==> flow/design.v <==
module ALU(input [31:0] a,b,input [3:0] EXE_CMD,input c,v, output reg [31:0] result, output [3:0] SR);
  reg C,V;
  wire N,Z;
  always@(*)begin
    result=32'b0;
    C=c;
    V=v;
    if(EXE_CMD==4'b0001)
      result=b;
    else if(EXE_CMD==4'b1001)
      result=~b;
    else if(EXE_CMD==4'b0010) begin
      {C,result}=a+b;
      V=(a[31]==b[31])&(a[31]!=result[31]);
    end
    else if(EXE_CMD==4'b0011) begin
      {C,result}=a+b+{31'b0,c};
      V=(a[31]==b[31])&(a[31]!=result[31]);
    end
    else if(EXE_CMD==4'b0100) begin
      {C,result}=a-b;
      V=(a[31]!=b[31])&(a[31]!=result[31]);
    end
    else if(EXE_CMD==4'b0101) begin
      {C,result}=a-b-{31'b0,~c};
      V=(a[31]!=b[31])&(a[31]!=result[31]);
    end
    else if(EXE_CMD==4'b0110)
      result=a&b;
    else if(EXE_CMD==4'b0111)
      result=a|b;
    else if(EXE_CMD==4'b1000)
      result=a^b;
  end
  assign N=result[31];
  assign Z=(result==32'b0);
  assign SR={N,Z,C,V};
endmodule
module ARM(input clk,rst,
           output [31:0] imem_addr,
           input [31:0] imem_rdata,
           output [31:0] dmem_addr,dmem_wdata,
           output dmem_we,
           input [31:0] dmem_rdata);
  wire [3:0] Dest_wb,SR,new_status,src1,src2;
  wire [3:0] ID_Stage_EXE_CMD,ID_Stage_Dest;
  wire [3:0] EXE_Stage_EXE_CMD,EXE_Stage_Dest;
  wire [3:0] MEM_Stage_EXE_CMD,MEM_Stage_Dest;
  wire [11:0] Shift_operand_IN,Shift_operand;
  wire [23:0] Signed_imm_24_IN,Signed_imm_24;
  wire [31:0] ID_Stage_pc,EXE_Stage_pc;
  wire [31:0] IF_Stage_instruction,ID_Stage_instruction_In;
  wire [31:0] Val_Rn_IN,Val_Rm_IN,Val_Rn,Val_Rm,MEM_Stage_Val_Rm;
  wire [31:0] EXE_Stage_ALU_result,MEM_Stage_ALU_result,WB_Stage_ALU_result;
  wire [31:0] BranchAddr;
  wire [31:0] Result_WB;
  wire [31:0] MEM_result,WB_Stage_MEM_result;
  wire [31:0] IF_Stage_pc;
  wire [3:0] SR_cond;
  wire Hazard_Detected,Branch_taken,writeBackEn;
  wire ID_Stage_WB_EN,ID_Stage_MEM_R_EN,ID_Stage_MEM_W_EN,ID_Stage_B,ID_Stage_S;
  wire imm_IN,imm,Two_Src,Rn_is_valid;
  wire EXE_Stage_WB_EN,EXE_Stage_MEM_R_EN,EXE_Stage_MEM_W_EN,EXE_Stage_S;
  wire MEM_Stage_WB_EN,MEM_Stage_MEM_R_EN,MEM_Stage_MEM_W_EN;
  wire WB_Stage_MEM_R_EN;
  assign SR_cond=EXE_Stage_S ? new_status : SR;
  IF_Stage if_stage(.clk(clk),
        .rst(rst),
        .freeze(Hazard_Detected),
        .Branch_taken(Branch_taken),
        .BranchAddr(BranchAddr),
        .imem_rdata(imem_rdata),
        .imem_addr(imem_addr),
        .PC(IF_Stage_pc),
        .Instruction(IF_Stage_instruction));
  IF_Stage_Reg if_stage_reg(.clk(clk),
        .rst(rst),
        .freeze(Hazard_Detected),
        .flush(Branch_taken),
        .PC_in(IF_Stage_pc),
        .Instruction_in(IF_Stage_instruction),
        .PC(ID_Stage_pc),
        .Instruction(ID_Stage_instruction_In));
  ID_Stage id_stage(.clk(clk),
        .rst(rst),
        .Instruction(ID_Stage_instruction_In),
        .Result_WB(Result_WB),
        .writeBackEn(writeBackEn),
        .Dest_wb(Dest_wb),
        .hazard(Hazard_Detected),
        .SR(SR_cond),
        .WB_EN(ID_Stage_WB_EN),
        .MEM_R_EN(ID_Stage_MEM_R_EN),
        .MEM_W_EN(ID_Stage_MEM_W_EN),
        .B(ID_Stage_B),
        .S(ID_Stage_S),
        .EXE_CMD(ID_Stage_EXE_CMD),
        .Val_Rn(Val_Rn_IN),
        .Val_Rm(Val_Rm_IN),
        .imm(imm_IN),
        .Shift_operand(Shift_operand_IN),
        .Signed_imm_24(Signed_imm_24_IN),
        .Dest(ID_Stage_Dest),
        .src1(src1),
        .src2(src2),
        .Two_src(Two_Src),
        .Rn_is_valid(Rn_is_valid));
  ID_Stage_Reg id_stage_reg(.clk(clk),
        .rst(rst),
        .flush(Branch_taken),
        .WB_EN_IN(ID_Stage_WB_EN),
        .MEM_R_EN_IN(ID_Stage_MEM_R_EN),
        .MEM_W_EN_IN(ID_Stage_MEM_W_EN),
        .B_IN(ID_Stage_B),
        .S_IN(ID_Stage_S),
        .EXE_CMD_IN(ID_Stage_EXE_CMD),
        .PC_IN(ID_Stage_pc),
        .Val_Rn_IN(Val_Rn_IN),
        .Val_Rm_IN(Val_Rm_IN),
        .imm_IN(imm_IN),
        .Shift_operand_IN(Shift_operand_IN),
        .Signed_imm_24_IN(Signed_imm_24_IN),
        .Dest_IN(ID_Stage_Dest),
        .WB_EN(EXE_Stage_WB_EN),
        .MEM_R_EN(EXE_Stage_MEM_R_EN),
        .MEM_W_EN(EXE_Stage_MEM_W_EN),
        .B(Branch_taken),
        .S(EXE_Stage_S),
        .EXE_CMD(EXE_Stage_EXE_CMD),
        .PC(EXE_Stage_pc),
        .Val_Rn(Val_Rn),
        .Val_Rm(Val_Rm),
        .imm(imm),
        .Shift_operand(Shift_operand),
        .Signed_imm_24(Signed_imm_24),
        .Dest(EXE_Stage_Dest));
  EXE_Stage exe_stage(.clk(clk),
        .EXE_CMD(EXE_Stage_EXE_CMD),
        .MEM_R_EN(EXE_Stage_MEM_R_EN),
        .MEM_W_EN(EXE_Stage_MEM_W_EN),
        .PC(EXE_Stage_pc),
        .Val_Rn(Val_Rn),
        .Val_Rm(Val_Rm),
        .imm(imm),
        .Shift_operand(Shift_operand),
        .Signed_imm_24(Signed_imm_24),
        .SR(SR),
        .ALU_result(EXE_Stage_ALU_result),
        .Br_addr(BranchAddr),
        .status(new_status));
  EXE_Stage_Reg exe_stage_reg(.clk(clk),
        .rst(rst),
        .WB_en_in(EXE_Stage_WB_EN),
        .MEM_R_EN_in(EXE_Stage_MEM_R_EN),
        .MEM_W_EN_in(EXE_Stage_MEM_W_EN),
        .ALU_result_in(EXE_Stage_ALU_result),
        .ST_val_in(Val_Rm),
        .Dest_in(EXE_Stage_Dest),
        .WB_en(MEM_Stage_WB_EN),
        .MEM_R_EN(MEM_Stage_MEM_R_EN),
        .MEM_W_EN(MEM_Stage_MEM_W_EN),
        .ALU_result(MEM_Stage_ALU_result),
        .ST_val(MEM_Stage_Val_Rm),
        .Dest(MEM_Stage_Dest));
  assign dmem_addr=MEM_Stage_ALU_result;
  assign dmem_wdata=MEM_Stage_Val_Rm;
  assign dmem_we=MEM_Stage_MEM_W_EN;
  assign MEM_result=dmem_rdata;
  MEM_reg mem_reg(.clk(clk),
        .rst(rst),
        .WB_en_in(MEM_Stage_WB_EN),
        .MEM_R_en_in(MEM_Stage_MEM_R_EN),
        .ALU_result_in(MEM_Stage_ALU_result),
        .Mem_read_value_in(MEM_result),
        .Dest_in(MEM_Stage_Dest),
        .WB_en(writeBackEn),
        .MEM_R_en(WB_Stage_MEM_R_EN),
        .ALU_result(WB_Stage_ALU_result),
        .Mem_read_value(WB_Stage_MEM_result),
        .Dest(Dest_wb));
  WB_Stage wb_stage(.ALU_result(WB_Stage_ALU_result),
        .MEM_result(WB_Stage_MEM_result),
        .MEM_R_en(WB_Stage_MEM_R_EN),
        .out(Result_WB));
  HazardDetectionUnit hazard_detection_unit(.src1(src1),
        .src2(src2),
        .Two_Src(Two_Src),
        .Rn_is_valid(Rn_is_valid),
        .Exe_Dest(EXE_Stage_Dest),
        .Exe_WB_EN(EXE_Stage_WB_EN),
        .Mem_Dest(MEM_Stage_Dest),
        .Mem_WB_EN(MEM_Stage_WB_EN),
        .Hazard_Detected(Hazard_Detected));
  StatusRegister status_register(.clk(clk),
        .rst(rst),
        .change_status(EXE_Stage_S),
        .status_in(new_status),
        .status_out(SR));
endmodule
module Adder#(parameter n=32)(input [n-1:0] a,b, output [n-1:0] result);
  assign result = a+b;
endmodule
module ConditionCheck(input [3:0] condition,SR,
                      output reg condition_check_result);
  wire n,z,c,v;
  assign {n,z,c,v}=SR;
  always@(*)begin
    condition_check_result=1'b0;
    if(condition==4'd0)
      condition_check_result=z;
    else if(condition==4'd1)
      condition_check_result=!z;
    else if(condition==4'd2)
      condition_check_result=c;
    else if(condition==4'd3)
      condition_check_result=!c;
    else if(condition==4'd4)
      condition_check_result=n;
    else if(condition==4'd5)
      condition_check_result=!n;
    else if(condition==4'd6)
      condition_check_result=v;
    else if(condition==4'd7)
      condition_check_result=!v;
    else if(condition==4'd8)
      condition_check_result=c&!z;
    else if(condition==4'd9)
      condition_check_result=!c|z;
    else if(condition==4'd10)
      condition_check_result=(n==v);
    else if(condition==4'd11)
      condition_check_result=(n!=v);
    else if(condition==4'd12)
      condition_check_result=!z &(n==v);
    else if(condition==4'd13)
      condition_check_result=z|(n!=v);
    else if(condition==4'd14)
      condition_check_result=1'b1;
  end  
endmodule
module ControlUnit(input [1:0] mode,
                   input [3:0] opcode,
                   input s,
                   output reg [3:0] EXE_CMD,
                   output reg memory_read_en,memory_write_en,WB_Enable,B,S,Rn_is_valid);
  always@(*)begin
    EXE_CMD=4'b0000;
    memory_read_en=1'b0;
    memory_write_en=1'b0;
    WB_Enable=1'b0;
    B=1'b0;
    S=1'b0;
    Rn_is_valid=1'b0;
    if(mode==2'b00) begin
      if(opcode==4'b1101) begin  
        EXE_CMD=4'b0001;
        memory_read_en=1'b0;
        memory_write_en=1'b0;
        WB_Enable=1'b1;
        B=1'b0;
        S=s;
        Rn_is_valid=1'b0;
      end
      else if(opcode==4'b1111) begin
        EXE_CMD=4'b1001;
        memory_read_en=1'b0;
        memory_write_en=1'b0;
        WB_Enable=1'b1;
        B=1'b0;
        S=s;
        Rn_is_valid=1'b0;
      end
      else if(opcode==4'b0100) begin
        EXE_CMD=4'b0010;
        memory_read_en=1'b0;
        memory_write_en=1'b0;
        WB_Enable=1'b1;
        B=1'b0;
        S=s;
        Rn_is_valid=1'b1;
      end
      else if(opcode==4'b0101) begin
        EXE_CMD=4'b0011;
        memory_read_en=1'b0;
        memory_write_en=1'b0;
        WB_Enable=1'b1;
        B=1'b0;
        S=s;
        Rn_is_valid=1'b1;
      end
      else if(opcode==4'b0010) begin
        EXE_CMD=4'b0100;
        memory_read_en=1'b0;
        memory_write_en=1'b0;
        WB_Enable=1'b1;
        B=1'b0;
        S=s;
        Rn_is_valid=1'b1;
      end
      else if(opcode==4'b0110) begin
        EXE_CMD=4'b0101;
        memory_read_en=1'b0;
        memory_write_en=1'b0;
        WB_Enable=1'b1;
        B=1'b0;
        S=s;
        Rn_is_valid=1'b1;
      end
      else if(opcode==4'b0000) begin
        EXE_CMD=4'b0110;
        memory_read_en=1'b0;
        memory_write_en=1'b0;
        WB_Enable=1'b1;
        B=1'b0;
        S=s;
        Rn_is_valid=1'b1;
      end
      else if(opcode==4'b1100) begin
        EXE_CMD=4'b0111;
        memory_read_en=1'b0;
        memory_write_en=1'b0;
        WB_Enable=1'b1;
        B=1'b0;
        S=s;
        Rn_is_valid=1'b1;
      end
      else if(opcode==4'b0001) begin
        EXE_CMD=4'b1000;
        memory_read_en=1'b0;
        memory_write_en=1'b0;
        WB_Enable=1'b1;
        B=1'b0;
        S=s;
        Rn_is_valid=1'b1;
      end
      else if(opcode==4'b1010) begin
        EXE_CMD=4'b0100;
        memory_read_en=1'b0;
        memory_write_en=1'b0;
        WB_Enable=1'b0;
        B=1'b0;
        S=1'b1;
        Rn_is_valid=1'b1;
      end
      else if(opcode==4'b1000) begin
        EXE_CMD=4'b0110;
        memory_read_en=1'b0;
        memory_write_en=1'b0;
        WB_Enable=1'b0;
        B=1'b0;
        S=1'b1;
        Rn_is_valid=1'b1;
      end
    end
    else if(mode==2'b01 && opcode==4'b0100) begin
      if(s==1'b1) begin
        EXE_CMD=4'b0010;
        memory_read_en=1'b1;
        memory_write_en=1'b0;
        WB_Enable=1'b1;
        B=1'b0;
        S=1'b0;
        Rn_is_valid=1'b1;
      end
      else if(s==1'b0) begin
        EXE_CMD=4'b0010;
        memory_read_en=1'b0;
        memory_write_en=1'b1;
        WB_Enable=1'b0;
        B=1'b0;
        S=1'b0;
        Rn_is_valid=1'b1;
      end
    end
    else if(mode==2'b10) begin
      memory_read_en=1'b0;
      memory_write_en=1'b0;
      WB_Enable=1'b0;
      B=1'b1;
      S=1'b0;
      Rn_is_valid=1'b0;
    end
  end
endmodule
module EXE_Stage(input clk,
                input [3:0] EXE_CMD,
                input MEM_R_EN,MEM_W_EN,
                input [31:0] PC,Val_Rn,Val_Rm,
                input imm,
                input [11:0] Shift_operand,
                input [23:0] Signed_imm_24,
                input [3:0] SR,
                output [31:0] ALU_result,Br_addr,
                output [3:0] status);
  wire [31:0] alu_b;
  wire [31:0] branch_immediate;
  assign branch_immediate={{8{Signed_imm_24[23]}},Signed_imm_24}<<2;
  wire memory_type_instruction;
  or _or(memory_type_instruction,MEM_R_EN,MEM_W_EN);
  ALU alu(.a(Val_Rn),
        .b(alu_b),
        .EXE_CMD(EXE_CMD),
        .c(SR[1]),
        .v(SR[0]),
        .result(ALU_result),
        .SR(status));
  Shifter shifter(.Val_Rm(Val_Rm),
        .Shift_operand(Shift_operand),
        .imm(imm),
        .memory_type_instruction(memory_type_instruction),
        .alu_b(alu_b));
  Adder #(32) adder(.a(PC),
        .b(branch_immediate),
        .result(Br_addr));
endmodule
module EXE_Stage_Reg(
                input clk,rst,WB_en_in,MEM_R_EN_in,MEM_W_EN_in,
                input [31:0] ALU_result_in,ST_val_in,
                input [3:0] Dest_in,
                output reg WB_en,MEM_R_EN,MEM_W_EN,
                output reg [31:0] ALU_result,ST_val,
                output reg [3:0] Dest);
  always@(posedge clk,posedge rst)begin
    if(rst) begin
      WB_en<=1'b0;
      MEM_R_EN<=1'b0;
      MEM_W_EN<=1'b0;
      ALU_result<=32'd0;
      ST_val<=32'd0;
      Dest<=4'd0;
    end
    else begin
    WB_en<=WB_en_in;
    MEM_R_EN<=MEM_R_EN_in;
    MEM_W_EN<=MEM_W_EN_in;
    ALU_result<=ALU_result_in;
    ST_val<=ST_val_in;
    Dest<=Dest_in; 
    end
  end
endmodule
module HazardDetectionUnit(input [3:0] src1,src2,
                            input Two_Src,Rn_is_valid,
                            input [3:0] Exe_Dest,
                            input Exe_WB_EN,
                            input [3:0] Mem_Dest,
                            input Mem_WB_EN,
                            output Hazard_Detected);
  reg execution_stage_hazard,memory_stage_hazard;
  always@(*) begin
    execution_stage_hazard=1'b0;
    memory_stage_hazard=1'b0;
    if(Exe_WB_EN) begin
      if((src1==Exe_Dest && Rn_is_valid) || (src2==Exe_Dest && Two_Src))
        execution_stage_hazard=1'b1;
    end
    if(Mem_WB_EN) begin
      if((src1==Mem_Dest && Rn_is_valid) || (src2==Mem_Dest && Two_Src))
        memory_stage_hazard=1'b1;
    end
  end
  or _or(Hazard_Detected,execution_stage_hazard,memory_stage_hazard);
endmodule
module ID_Stage(input clk,rst,
                input [31:0] Instruction,Result_WB,
                input writeBackEn,
                input [3:0] Dest_wb,
                input hazard,
                input [3:0] SR,
                output WB_EN,MEM_R_EN,MEM_W_EN,B,S,
                output [3:0] EXE_CMD,
                output [31:0] Val_Rn,Val_Rm,
                output imm,
                output [11:0] Shift_operand,
                output [23:0] Signed_imm_24,
                output [3:0] Dest,src1,src2,
                output Two_src,Rn_is_valid);
    wire [3:0] pre_EXE_CMD;
    wire s,pre_MEM_R_EN,pre_MEM_W_EN,pre_WB_EN,pre_B,pre_S;
    wire condition_check_result,imm_not,control_signal_selector;
    assign Dest=Instruction[15:12];
    assign s=Instruction[20];
    assign imm=Instruction[25];
    assign Shift_operand=Instruction[11:0];
    assign Signed_imm_24=Instruction[23:0];
    assign src1=Instruction[19:16];
    RegisterFile register_file(.clk(clk),
          .rst(rst),
          .src1(src1),
          .src2(src2),
          .Dest_wb(Dest_wb),
          .Result_WB(Result_WB),
          .writeBackEn(writeBackEn),
          .reg1(Val_Rn),
          .reg2(Val_Rm));
    ControlUnit control_unit(.mode(Instruction[27:26]),
          .opcode(Instruction[24:21]),
          .s(s),
          .EXE_CMD(pre_EXE_CMD),
          .memory_read_en(pre_MEM_R_EN),
          .memory_write_en(pre_MEM_W_EN),
          .WB_Enable(pre_WB_EN),
          .B(pre_B),
          .S(pre_S),
          .Rn_is_valid(Rn_is_valid));
    ConditionCheck condition_check(.condition(Instruction[31:28]),
          .SR(SR),
          .condition_check_result(condition_check_result));
    not _not(imm_not,imm);
    or _or(Two_src,imm_not,pre_MEM_W_EN); 
    and _and(control_signal_selector,condition_check_result,!hazard);
    Mux#(4) _mux1(.a(Instruction[3:0]),
          .b(Dest),
          .selector(pre_MEM_W_EN),
          .result(src2));
    Mux#(9) _mux2(.a(9'b000000000),
          .b({pre_EXE_CMD,pre_MEM_R_EN,pre_MEM_W_EN,pre_WB_EN,pre_B,pre_S}),
          .selector(control_signal_selector),
          .result({EXE_CMD,MEM_R_EN,MEM_W_EN,WB_EN,B,S}));
endmodule
module ID_Stage_Reg(input clk,rst,flush,
                input WB_EN_IN,MEM_R_EN_IN,MEM_W_EN_IN,
                input B_IN,S_IN,
                input [3:0] EXE_CMD_IN,
                input [31:0] PC_IN,
                input [31:0] Val_Rn_IN,Val_Rm_IN,
                input imm_IN,
                input [11:0] Shift_operand_IN,
                input [23:0] Signed_imm_24_IN,
                input [3:0] Dest_IN,
                output reg WB_EN,MEM_R_EN,MEM_W_EN,B,S,
                output reg [3:0] EXE_CMD,
                output reg [31:0] PC,
                output reg [31:0] Val_Rn,Val_Rm,
                output reg imm,
                output reg [11:0] Shift_operand,
                output reg [23:0] Signed_imm_24,
                output reg [3:0] Dest);
  always@(posedge clk,posedge rst)begin
    if(rst)begin
      WB_EN<=1'b0;
      MEM_R_EN<=1'b0;
      MEM_W_EN<=1'b0;
      B<=1'b0;
      S<=1'b0;
      EXE_CMD<=4'd0;
      PC<=32'd0;
      Val_Rn<=32'd0;
      Val_Rm<=32'd0;
      imm<=1'b0;
      Shift_operand<=12'd0;
      Signed_imm_24<=24'd0;
      Dest<=4'd0;
    end
    else if(flush)begin
      WB_EN<=1'b0;
      MEM_R_EN<=1'b0;
      MEM_W_EN<=1'b0;
      B<=1'b0;
      S<=1'b0;
      EXE_CMD<=4'd0;
      PC<=32'd0;
      Val_Rn<=32'd0;
      Val_Rm<=32'd0;
      imm<=1'b0;
      Shift_operand<=12'd0;
      Signed_imm_24<=24'd0;
      Dest<=4'd0;
    end
    else begin
      WB_EN<=WB_EN_IN;
      MEM_R_EN<=MEM_R_EN_IN;
      MEM_W_EN<=MEM_W_EN_IN;
      B<=B_IN;
      S<=S_IN;
      EXE_CMD<=EXE_CMD_IN;
      PC<=PC_IN;
      Val_Rn<=Val_Rn_IN;
      Val_Rm<=Val_Rm_IN;
      imm<=imm_IN;
      Shift_operand<=Shift_operand_IN;
      Signed_imm_24<=Signed_imm_24_IN;
      Dest<=Dest_IN;
    end
  end
endmodule
module IF_Stage(input clk,rst,freeze,Branch_taken,
                input [31:0] BranchAddr,
                input [31:0] imem_rdata,
                output [31:0] imem_addr,
                output [31:0] PC,Instruction);
  wire [31:0] buffered_pc;
  assign imem_addr=buffered_pc;
  assign Instruction=imem_rdata;
  PC_Handler pc_handler(.clk(clk),
        .rst(rst),
        .freeze(freeze),
        .Branch_taken(Branch_taken),
        .BranchAddr(BranchAddr),
        .buffered_pc(buffered_pc));
  Adder #(32) adder(.a(buffered_pc),
        .b(32'd4),
        .result(PC));
endmodule
module IF_Stage_Reg(input clk,rst,freeze,flush,
                input [31:0] PC_in,Instruction_in,
                output reg [31:0] PC,Instruction);
  always@(posedge clk,posedge rst)begin
    if(rst) begin
      PC<=32'd0;
      Instruction<=32'd0;
    end
    else if(flush) begin
      PC<=32'd0;
      Instruction<=32'd0;
    end
    else begin
      if(freeze) begin
        PC<=PC;
        Instruction<=Instruction;
      end
      else begin
        PC<=PC_in;
        Instruction<=Instruction_in;
      end
    end
  end
endmodule
module MEM_reg(input clk,rst,WB_en_in,MEM_R_en_in,
               input [31:0] ALU_result_in, Mem_read_value_in,
               input [3:0] Dest_in,
               output reg WB_en,MEM_R_en,
               output reg [31:0] ALU_result,Mem_read_value,
               output reg [3:0] Dest);
  always@(posedge clk,posedge rst)begin
    if(rst) begin
      WB_en<=1'b0;
      MEM_R_en<=1'b0;
      Dest<=4'd0;
      ALU_result<=32'd0;
      Mem_read_value<=32'd0;
    end
    else begin
    WB_en<=WB_en_in;
    MEM_R_en<=MEM_R_en_in;
    Dest<=Dest_in;
    ALU_result<=ALU_result_in;
    Mem_read_value<=Mem_read_value_in;
    end
  end
endmodule
module Mux#(parameter n=9)(input [n-1:0] a,b,input selector,output [n-1:0]result);
  assign result = selector?b:a;
endmodule
module PC_Handler(input clk,rst,freeze,Branch_taken,
                  input [31:0] BranchAddr,
                  output [31:0] buffered_pc);
  reg [31:0] pc;
  always@(posedge clk,posedge rst)begin
    if(rst) begin
      pc<=32'b0;
    end
    else if(Branch_taken)
      pc<=BranchAddr;
    else begin
      if(freeze)
        pc<=pc;
      else
        pc<=pc+32'd4;
    end
  end
  assign buffered_pc=pc;
endmodule
module RegisterFile(input clk,rst,
                    input [3:0] src1,src2,Dest_wb,
                    input [31:0] Result_WB,
                    input writeBackEn,
                    output [31:0] reg1,reg2);
  reg [31:0] registers[0:14];
  integer i;
  always@(posedge clk,posedge rst)begin
    if(rst) begin
      for(i=0;i<15;i=i+1)
        registers[i]<=i;
    end
    else if(writeBackEn && Dest_wb!=4'd15)
      registers[Dest_wb]<=Result_WB;
  end
  assign reg1=(src1==4'd15) ? 32'd0 :
              (writeBackEn && Dest_wb==src1) ? Result_WB : registers[src1];
  assign reg2=(src2==4'd15) ? 32'd0 :
              (writeBackEn && Dest_wb==src2) ? Result_WB : registers[src2];
endmodule
module Shifter(input [31:0] Val_Rm,
               input [11:0] Shift_operand,
               input imm,memory_type_instruction,
               output reg [31:0] alu_b);
  reg [4:0] rotate_imm;
  reg [39:0] immed,first_pre_value;
  reg [63:0] second_pre_value;
  always@(*)begin
    alu_b=Val_Rm;
    rotate_imm=5'b0;
    first_pre_value=40'b0;
    second_pre_value=64'b0;
    if(memory_type_instruction)
      alu_b={{20{Shift_operand[11]}},Shift_operand};
    else if(imm) begin
      rotate_imm={Shift_operand[11:8],1'b0};
      first_pre_value = {Shift_operand[7:0],24'b000000000000000000000000,Shift_operand[7:0]}>>rotate_imm;
      alu_b=first_pre_value[31:0];
    end
    else if(Shift_operand[4]==0) begin
      if(Shift_operand[6:5]==2'b00)
        alu_b=Val_Rm<<Shift_operand[11:7];
      if(Shift_operand[6:5]==2'b01)
        alu_b=Val_Rm>>Shift_operand[11:7];
      if(Shift_operand[6:5]==2'b10)
        alu_b=$signed(Val_Rm)>>>Shift_operand[11:7];
      if(Shift_operand[6:5]==2'b11) begin
        second_pre_value={Val_Rm,Val_Rm}>>Shift_operand[11:7];
        alu_b=second_pre_value[31:0];
      end
    end
  end 
endmodule
module StatusRegister(input clk,rst,change_status,
                      input [3:0] status_in,
                      output reg [3:0] status_out);
  always@(posedge clk,posedge rst)begin
    if(rst)
	    status_out<=4'b0000;
    else if(change_status)
      status_out<=status_in;
  end
endmodule
module WB_Stage(input [31:0] ALU_result,MEM_result,
                input MEM_R_en,
                output [31:0] out);
  Mux #(32) _mux(.a(ALU_result),
        .b(MEM_result),
        .selector(MEM_R_en),
        .result(out));
endmodule
==> reports on ARM <==
* From RTL to reports: ARM
Module ARM before and after one edit of its RTL, step after step. Lines under "before" count in the file above, lines under "after" in the edited file. "difference": "after" minus "before" as printed here. Operators: Yosys type, input widths -> output width; for muxes data width and select width s. A cell with - has no value.
Design: design top ARM, clock clk, standard-cell library sky130hd, corner tt_025C_1v80

* Edit of the RTL
The edit as a unified diff against the file above. The edit is scripted: it alters the design's behaviour and was not made to optimise anything.
begin of diff
@@ -687,6 +687,8 @@
       registers[Dest_wb]<=Result_WB;
   end
-  assign reg1=(src1==4'd15) ? 32'd0 :
+  reg [31:0] reg1_p1;
+  always @(posedge clk) reg1_p1 <=(src1==4'd15) ? 32'd0 :
               (writeBackEn && Dest_wb==src1) ? Result_WB : registers[src1];
+  assign reg1 = reg1_p1;
   assign reg2=(src2==4'd15) ? 32'd0 :
               (writeBackEn && Dest_wb==src2) ? Result_WB : registers[src2];
end of diff

* After elaboration
Source: Yosys, flattened and elaborated. Widths are those after wreduce. Registers that Yosys merges into a memory's read port (data or address) are not register bits. Print and check cells do not count. Equal cells are merged and count once.
Storage and ports:
- elaborated cells | before 338, after 338, difference 0
- output and inout bits | before 97, after 97, difference 0
- register bits | before 867, after 899, difference +32
Cells by class:
- add/sub/neg operators | before 6, after 6, difference 0
- reductions and logical operators | before 38, after 38, difference 0
- bitwise gates (word level) | before 18, after 18, difference 0
- mux-type cells | before 130, after 129, difference -1
- shift-type cells | before 5, after 5, difference 0
- equality and inequality tests | before 98, after 98, difference 0
Operators by type and width:
- $mux 32 | before 29, after 28, difference -1
Unchanged operator kinds not shown: 44.

* Logic depth
Yosys ltp: most cells in a row. Word level: on the elaborated netlist, between registers, memories and ports. Mapped: between sequential cells and ports; inverters and the memories' decode and read muxes count.
Depth:
- depth in word-level cells | before 39, after 39, difference 0
- ABC_AREA | before 0, after 0
- depth in mapped cells | before 35, after 35, difference 0
- gate-level depth less buffers | before 28, after 27, difference -1

* Netlist
Yosys stat after the flow's synthesis: flattened, memories mapped to cells. It holds for the ABC_AREA given above (unset counts as 0); a run with the other value may have another netlist.
Mapped netlist:
- synthesis area (um2) | before 53911.7, after 54723.7, difference +812.0
- flip-flops | before 851, after 883, difference +32
- cell count | before 6191, after 6235, difference +44
- sequential part of the area (um2) | before 21330.5, after 21971.1, difference +640.6
Cell types:
- sky130_fd_sc_hd__mux2i_1 | before 115, after 153, difference +38
- sky130_fd_sc_hd__nor2b_1 | before 86, after 124, difference +38
- sky130_fd_sc_hd__dfxtp_1 | before 0, after 32, difference +32
- sky130_fd_sc_hd__nand3_1 | before 164, after 144, difference -20
- sky130_fd_sc_hd__o21ai_0 | before 385, after 404, difference +19
- sky130_fd_sc_hd__nor4_1 | before 46, after 27, difference -19
- sky130_fd_sc_hd__a22oi_1 | before 337, after 320, difference -17
- sky130_fd_sc_hd__a22o_1 | before 11, after 27, difference +16
- sky130_fd_sc_hd__o22ai_1 | before 102, after 88, difference -14
- sky130_fd_sc_hd__nand2b_1 | before 55, after 43, difference -12
- sky130_fd_sc_hd__inv_1 | before 131, after 141, difference +10
- sky130_fd_sc_hd__or2_2 | before 19, after 29, difference +10
- sky130_fd_sc_hd__nor3b_1 | before 18, after 8, difference -10
- sky130_fd_sc_hd__buf_1 | before 54, after 45, difference -9
- sky130_fd_sc_hd__and3_1 | before 38, after 47, difference +9
- sky130_fd_sc_hd__o21a_1 | before 31, after 22, difference -9
- sky130_fd_sc_hd__a32oi_1 | before 16, after 7, difference -9
- sky130_fd_sc_hd__o311a_1 | before 6, after 14, difference +8
Unchanged cell types not shown: 15. Not every row of either side is listed. The figures by module come from a second, unflattened synthesis with its own total; it is not the netlist above.
Second synthesis, totals:
- cells (unflattened synthesis) | before 6392, after 6415, difference +23
- area (unflattened synthesis) (um2) | before 62138.3, after 62537.5, difference +399.2
Rows give one instance, submodules left out.
By module, before:
- RegisterFile | instances 1, seq. area 12046.6 um2, cells 2513, area 27520.1 um2
- ALU | instances 1, seq. area 0.0 um2, cells 1374, area 8928.6 um2
- Shifter | instances 1, seq. area 0.0 um2, cells 932, area 7358.3 um2
- ID_Stage_Reg | instances 1, seq. area 3653.5 um2, cells 309, area 4650.7 um2
- Adder #(n=32) | instances 2, seq. area 0.0 um2, cells 241, area 1744.2 um2
- IF_Stage_Reg | instances 1, seq. area 1601.5 um2, cells 207, area 2621.3 um2
- PC_Handler | instances 1, seq. area 800.8 um2, cells 200, area 1851.8 um2
- EXE_Stage_Reg | instances 1, seq. area 1776.7 um2, cells 72, area 1780.5 um2
- MEM_reg | instances 1, seq. area 1751.7 um2, cells 71, area 1755.4 um2
- Mux #(n=32) | instances 1, seq. area 0.0 um2, cells 36, area 544.3 um2
- ID_Stage | instances 1, seq. area 0.0 um2, cells 48, area 361.6 um2
- ControlUnit | instances 1, seq. area 0.0 um2, cells 37, area 266.5 um2
- IF_Stage | instances 1, seq. area 0.0 um2, cells 34, area 247.7 um2
- HazardDetectionUnit | instances 1, seq. area 0.0 um2, cells 25, area 191.4 um2
before: Further modules, not shown: 7.
By module, after:
- RegisterFile | instances 1, seq. area 12687.2 um2, cells 2536, area 27919.3 um2
- ALU | instances 1, seq. area 0.0 um2, cells 1374, area 8928.6 um2
- Shifter | instances 1, seq. area 0.0 um2, cells 932, area 7358.3 um2
- ID_Stage_Reg | instances 1, seq. area 3653.5 um2, cells 309, area 4650.7 um2
- Adder #(n=32) | instances 2, seq. area 0.0 um2, cells 241, area 1744.2 um2
- IF_Stage_Reg | instances 1, seq. area 1601.5 um2, cells 207, area 2621.3 um2
- PC_Handler | instances 1, seq. area 800.8 um2, cells 200, area 1851.8 um2
- EXE_Stage_Reg | instances 1, seq. area 1776.7 um2, cells 72, area 1780.5 um2
- MEM_reg | instances 1, seq. area 1751.7 um2, cells 71, area 1755.4 um2
- Mux #(n=32) | instances 1, seq. area 0.0 um2, cells 36, area 544.3 um2
- ID_Stage | instances 1, seq. area 0.0 um2, cells 48, area 361.6 um2
- ControlUnit | instances 1, seq. area 0.0 um2, cells 37, area 266.5 um2
- IF_Stage | instances 1, seq. area 0.0 um2, cells 34, area 247.7 um2
- HazardDetectionUnit | instances 1, seq. area 0.0 um2, cells 25, area 191.4 um2
after: Further modules, not shown: 7.

* Timing after synthesis
Source: OpenSTA report_checks on the synthesized netlist (no wires, ideal clock, input and output delay 20% of the period each), path of least setup slack; recovery checks are left aside. Register names are those of the netlist, which keeps one name where synthesis merged equal registers.
Timing after synthesis:
- kind | before register to register, after register to register
- from | before register id_stage_reg.Shift_operand[8], after register id_stage_reg.Shift_operand[8]
- to | before register id_stage_reg.EXE_CMD[3], after register id_stage_reg.EXE_CMD[2]
- arrival time (ps) | before 7469, after 7618, difference +149
- path delay (ps) | before 7580, after 7740, difference +160
- setup slack (ps) | before 4420, after 4260, difference -160
- clock period (ps) | before 12000, after 12000, difference 0
- driving pins on the path | before 29, after 31, difference +2
- launch time at the first pin (ps) | before 0, after 0, difference 0
- synthesis period reached (ps) | before 7580, after 7740, difference +160
"path delay" = arrival - input delay + setup time. "driving pins on the path" counts driving pins, that of a launching flip-flop among them; a cell with two outputs on the path counts twice. "synthesis period reached" = period - worst setup slack (recovery checks aside). The figure is calculated, with input and output delays left at 20% of the set period. The rows between start and end are the longest chain of elaborated cells between them; the timing report does not say that the signal goes this way. Where chains are equally long, one stands for them. Each line given opens the expression or statement behind the cell; cells for indexed reads and writes are added by Yosys, which also makes memories of some case tables. A register here has more assigning lines than the two given.
On the way, after synthesis, before: cells stage by stage sky130_fd_sc_hd__dfrtp_1 sky130_fd_sc_hd__buf_2 sky130_fd_sc_hd__buf_1 sky130_fd_sc_hd__clkbuf_1 sky130_fd_sc_hd__clkbuf_1 sky130_fd_sc_hd__mux4_2 sky130_fd_sc_hd__and2_1 sky130_fd_sc_hd__a2111o_1 sky130_fd_sc_hd__a211o_1 sky130_fd_sc_hd__o31a_1 sky130_fd_sc_hd__ha_1 sky130_fd_sc_hd__a211oi_2 sky130_fd_sc_hd__o21ai_2 sky130_fd_sc_hd__o31ai_4 sky130_fd_sc_hd__o21bai_1 sky130_fd_sc_hd__a31o_2 sky130_fd_sc_hd__a21o_1 sky130_fd_sc_hd__or3_1 sky130_fd_sc_hd__or3_1 sky130_fd_sc_hd__clkbuf_1 sky130_fd_sc_hd__or4_1 sky130_fd_sc_hd__a21oi_1 sky130_fd_sc_hd__nor3_1 sky130_fd_sc_hd__a21oi_1 sky130_fd_sc_hd__nand2_1 sky130_fd_sc_hd__xnor2_1 sky130_fd_sc_hd__a2111oi_0 sky130_fd_sc_hd__o31ai_2 sky130_fd_sc_hd__a2111oi_2
RTL lines, path after synthesis, before:
- from (decl) | RTL line 536 | output reg [11:0] Shift_operand,
- from (assign) | RTL line 551 | Shift_operand<=12'd0;
- from (assign) | RTL line 581 | Shift_operand<=Shift_operand_IN;
- to (assign) | RTL line 546 | EXE_CMD<=4'd0;
- to (assign) | RTL line 561 | EXE_CMD<=4'd0;
- to (decl) | RTL line 532 | output reg [3:0] EXE_CMD,
before: Chain of elaborated cells between the ends: none given. Some nets on the timed path still bear RTL names; the line given drives or declares the net.
Named nets, after synthesis, before:
- id_stage.condition_check.c | RTL line 66 | assign SR_cond=EXE_Stage_S ? new_status : SR;
On the way, after synthesis, after: cells stage by stage sky130_fd_sc_hd__dfrtp_1 sky130_fd_sc_hd__buf_2 sky130_fd_sc_hd__buf_2 sky130_fd_sc_hd__buf_2 sky130_fd_sc_hd__buf_2 sky130_fd_sc_hd__buf_2 sky130_fd_sc_hd__buf_2 sky130_fd_sc_hd__mux2i_1 sky130_fd_sc_hd__o32a_1 sky130_fd_sc_hd__o21a_1 sky130_fd_sc_hd__nand3_1 sky130_fd_sc_hd__o211a_1 sky130_fd_sc_hd__o22ai_1 sky130_fd_sc_hd__ha_1 sky130_fd_sc_hd__or4_4 sky130_fd_sc_hd__or3_1 sky130_fd_sc_hd__o22a_2 sky130_fd_sc_hd__and3_4 sky130_fd_sc_hd__nor4b_4 sky130_fd_sc_hd__nand4b_4 sky130_fd_sc_hd__a2111oi_4 sky130_fd_sc_hd__nand4_2 sky130_fd_sc_hd__xnor2_1 sky130_fd_sc_hd__o221ai_2 sky130_fd_sc_hd__or4_1 sky130_fd_sc_hd__or4_1 sky130_fd_sc_hd__nor3_2 sky130_fd_sc_hd__a22o_2 sky130_fd_sc_hd__or3_4 sky130_fd_sc_hd__nand3_4 sky130_fd_sc_hd__a2111oi_1, length of the longest elaborated chain 38
RTL lines, path after synthesis, after:
- from (decl) | RTL line 536 | output reg [11:0] Shift_operand,
- from (assign) | RTL line 551 | Shift_operand<=12'd0;
- from (assign) | RTL line 581 | Shift_operand<=Shift_operand_IN;
- $shl 32x5->32 | RTL line 717 | alu_b=Val_Rm<<Shift_operand[11:7];
- $mux 32 | RTL line 716 | if(Shift_operand[6:5]==2'b00)
- $mux 32 | RTL line 718 | if(Shift_operand[6:5]==2'b01)
- $mux 32 | RTL line 720 | if(Shift_operand[6:5]==2'b10)
- $mux 32 | RTL line 722 | if(Shift_operand[6:5]==2'b11) begin
- $mux 32 | RTL line 715 | else if(Shift_operand[4]==0) begin
- $mux 32 | RTL line 710 | else if(imm) begin
- [... 24 more ...]
- $mux 1 | RTL line 215 | else if(condition==4'd3)
- $mux 1 | RTL line 213 | else if(condition==4'd2)
- $mux 1 | RTL line 211 | else if(condition==4'd1)
- $mux 1 | RTL line 209 | if(condition==4'd0)
- $and 1x1->1 | RTL line 511 | and _and(control_signal_selector,condition_check_result,!hazard);
- $mux 9 | RTL line 653 | assign result = selector?b:a;
- $mux 4 | RTL line 555 | else if(flush)begin
- to (assign) | RTL line 546 | EXE_CMD<=4'd0;
- to (assign) | RTL line 561 | EXE_CMD<=4'd0;
- to (decl) | RTL line 532 | output reg [3:0] EXE_CMD,
Named nets, after synthesis, after:
- EXE_Stage_ALU_result[21] | RTL line 8 | if(EXE_CMD==4'b0001)

* Path in the finished layout
From the final timing report of the runs of set A: the path of least setup slack in the routed layout; clock arrival at registers is part of the times. The report prints the path's times to 10 ps; the period is as set.
Timing after layout:
- kind | before register to register, after register to register
- from | before register id_stage_reg.Shift_operand[7], after register id_stage_reg.Shift_operand[10]
- to | before register id_stage_reg.EXE_CMD[3], after register id_stage_reg.EXE_CMD[2]
- driving pins on the path | before 27, after 25, difference -2
- clock period (ps) | before 10700, after 10700, difference 0
- arrival time (ps) | before 10900, after 10620, difference -280
- launch time at the first pin (ps) | before 710, after 740, difference +30
- setup slack (ps) | before 410, after 650, difference +240
The rows between start and end are the longest chain of elaborated cells between them; the timing report does not say that the signal goes this way. Where chains are equally long, one stands for them. A register here has more assigning lines than the two given.
On the way, after layout, before: cells stage by stage sky130_fd_sc_hd__dfrtp_4 sky130_fd_sc_hd__mux2_2 sky130_fd_sc_hd__mux4_2 sky130_fd_sc_hd__a221oi_2 sky130_fd_sc_hd__o21ai_1 sky130_fd_sc_hd__o311ai_1 sky130_fd_sc_hd__nand2_1 sky130_fd_sc_hd__ha_1 sky130_fd_sc_hd__fa_1 sky130_fd_sc_hd__o21bai_2 sky130_fd_sc_hd__nor3_1 sky130_fd_sc_hd__o41ai_1 sky130_fd_sc_hd__or4b_4 sky130_fd_sc_hd__nor4_1 sky130_fd_sc_hd__o21a_1 sky130_fd_sc_hd__a221o_1 sky130_fd_sc_hd__o221ai_1 sky130_fd_sc_hd__a2111oi_0 sky130_fd_sc_hd__nand4b_1 sky130_fd_sc_hd__nor4_1 sky130_fd_sc_hd__and4_1 sky130_fd_sc_hd__nand2_1 sky130_fd_sc_hd__o21ai_1 sky130_fd_sc_hd__o31a_1 sky130_fd_sc_hd__o31ai_2 sky130_fd_sc_hd__buf_4 sky130_fd_sc_hd__a2111oi_2, length of the longest elaborated chain 38
RTL lines, path after layout, before:
- from (decl) | RTL line 536 | output reg [11:0] Shift_operand,
- from (assign) | RTL line 551 | Shift_operand<=12'd0;
- from (assign) | RTL line 581 | Shift_operand<=Shift_operand_IN;
- $shl 32x5->32 | RTL line 715 | alu_b=Val_Rm<<Shift_operand[11:7];
- $mux 32 | RTL line 714 | if(Shift_operand[6:5]==2'b00)
- $mux 32 | RTL line 716 | if(Shift_operand[6:5]==2'b01)
- $mux 32 | RTL line 718 | if(Shift_operand[6:5]==2'b10)
- $mux 32 | RTL line 720 | if(Shift_operand[6:5]==2'b11) begin
- $mux 32 | RTL line 713 | else if(Shift_operand[4]==0) begin
- $mux 32 | RTL line 708 | else if(imm) begin
- [... 24 more ...]
- $mux 1 | RTL line 215 | else if(condition==4'd3)
- $mux 1 | RTL line 213 | else if(condition==4'd2)
- $mux 1 | RTL line 211 | else if(condition==4'd1)
- $mux 1 | RTL line 209 | if(condition==4'd0)
- $and 1x1->1 | RTL line 511 | and _and(control_signal_selector,condition_check_result,!hazard);
- $mux 9 | RTL line 653 | assign result = selector?b:a;
- $mux 4 | RTL line 555 | else if(flush)begin
- to (assign) | RTL line 546 | EXE_CMD<=4'd0;
- to (assign) | RTL line 561 | EXE_CMD<=4'd0;
- to (decl) | RTL line 532 | output reg [3:0] EXE_CMD,
Some nets on the timed path still bear RTL names; the line given drives or declares the net.
Named nets, after layout, before:
- EXE_Stage_ALU_result[9] | RTL line 8 | if(EXE_CMD==4'b0001)
- id_stage.condition_check.z | RTL line 66 | assign SR_cond=EXE_Stage_S ? new_status : SR;
On the way, after layout, after: cells stage by stage sky130_fd_sc_hd__dfrtp_4 sky130_fd_sc_hd__nor3_1 sky130_fd_sc_hd__a21oi_1 sky130_fd_sc_hd__a211oi_1 sky130_fd_sc_hd__o311ai_0 sky130_fd_sc_hd__o21ai_0 sky130_fd_sc_hd__inv_1 sky130_fd_sc_hd__ha_1 sky130_fd_sc_hd__a211oi_1 sky130_fd_sc_hd__o21ai_1 sky130_fd_sc_hd__a32oi_1 sky130_fd_sc_hd__nand3_1 sky130_fd_sc_hd__a2111oi_4 sky130_fd_sc_hd__nand3_1 sky130_fd_sc_hd__nor3_1 sky130_fd_sc_hd__o21a_1 sky130_fd_sc_hd__a21oi_1 sky130_fd_sc_hd__or4_1 sky130_fd_sc_hd__or4_1 sky130_fd_sc_hd__or4_1 sky130_fd_sc_hd__nor3_2 sky130_fd_sc_hd__a22o_2 sky130_fd_sc_hd__or3_4 sky130_fd_sc_hd__nand3_4 sky130_fd_sc_hd__a2111oi_1, length of the longest elaborated chain 38
RTL lines, path after layout, after:
- from (decl) | RTL line 536 | output reg [11:0] Shift_operand,
- from (assign) | RTL line 551 | Shift_operand<=12'd0;
- from (assign) | RTL line 581 | Shift_operand<=Shift_operand_IN;
- $shl 32x5->32 | RTL line 717 | alu_b=Val_Rm<<Shift_operand[11:7];
- $mux 32 | RTL line 716 | if(Shift_operand[6:5]==2'b00)
- $mux 32 | RTL line 718 | if(Shift_operand[6:5]==2'b01)
- $mux 32 | RTL line 720 | if(Shift_operand[6:5]==2'b10)
- $mux 32 | RTL line 722 | if(Shift_operand[6:5]==2'b11) begin
- $mux 32 | RTL line 715 | else if(Shift_operand[4]==0) begin
- $mux 32 | RTL line 710 | else if(imm) begin
- [... 24 more ...]
- $mux 1 | RTL line 215 | else if(condition==4'd3)
- $mux 1 | RTL line 213 | else if(condition==4'd2)
- $mux 1 | RTL line 211 | else if(condition==4'd1)
- $mux 1 | RTL line 209 | if(condition==4'd0)
- $and 1x1->1 | RTL line 511 | and _and(control_signal_selector,condition_check_result,!hazard);
- $mux 9 | RTL line 653 | assign result = selector?b:a;
- $mux 4 | RTL line 555 | else if(flush)begin
- to (assign) | RTL line 546 | EXE_CMD<=4'd0;
- to (assign) | RTL line 561 | EXE_CMD<=4'd0;
- to (decl) | RTL line 532 | output reg [3:0] EXE_CMD,
Named nets, after layout, after:
- EXE_Stage_ALU_result[16] | RTL line 8 | if(EXE_CMD==4'b0001)

* Flow runs
Both versions went through the flow (Yosys, OpenROAD) with the same settings in each pair. Constraints: input delay and output delay 20% of the set period each, output load 0.01 pF.
Flow settings, set A: CORE_UTILIZATION 40, PLACE_DENSITY 0.6, period_ns 10.7, CAP_MARGIN 20, CORE_MARGIN 2, SLEW_MARGIN 20
Results, set A:
- die footprint (um2) | before 137730.0, after 139783.0, difference +2053.0
- synthesized cell area (um2) | before 53911.7, after 54723.7, difference +812.0
- lowest hold slack (ps) | before 354, after 358, difference +4
- standard-cell area of the final layout (um2) | before 61305.0, after 62213.4, difference +908.4
- worst setup slack after layout (ps) | before 409, after 647, difference +238
- total negative setup slack (ps) | before 0, after 0, difference 0
- clock period achieved (ps) | before 10291, after 10053, difference -238
- power consumption (W) | before 0.023691, after 0.024239, difference +0.000548
Flow settings, set B: CAP_MARGIN 15, CORE_MARGIN 5, CORE_UTILIZATION 29, CTS_CLUSTER_SIZE 13, GPL_ROUTABILITY_DRIVEN 1, PLACE_DENSITY_LB_ADDON 0.08, SETUP_SLACK_MARGIN 2.11, SLEW_MARGIN 10, TNS_END_PERCENT 20, period_ns 9.68
Results, set B:
- die footprint (um2) | before 194627.0, after 197491.0, difference +2864.0
- synthesized cell area (um2) | before 53911.7, after 54723.7, difference +812.0
- lowest hold slack (ps) | before 349, after 360, difference +11
- standard-cell area of the final layout (um2) | before 65606.7, after 67327.1, difference +1720.4
- worst setup slack after layout (ps) | before 1577, after 1592, difference +15
- total negative setup slack (ps) | before 0, after 0, difference 0
- clock period achieved (ps) | before 8103, after 8088, difference -15
- power consumption (W) | before 0.02935, after 0.030402, difference +0.001052
"clock period achieved" is the run's clock period less its worst setup slack. It is reckoned from that one timing run; input and output delays stay at 20% of the period that was set. "power consumption" is the tool's figure for a default switching activity; nothing was simulated.
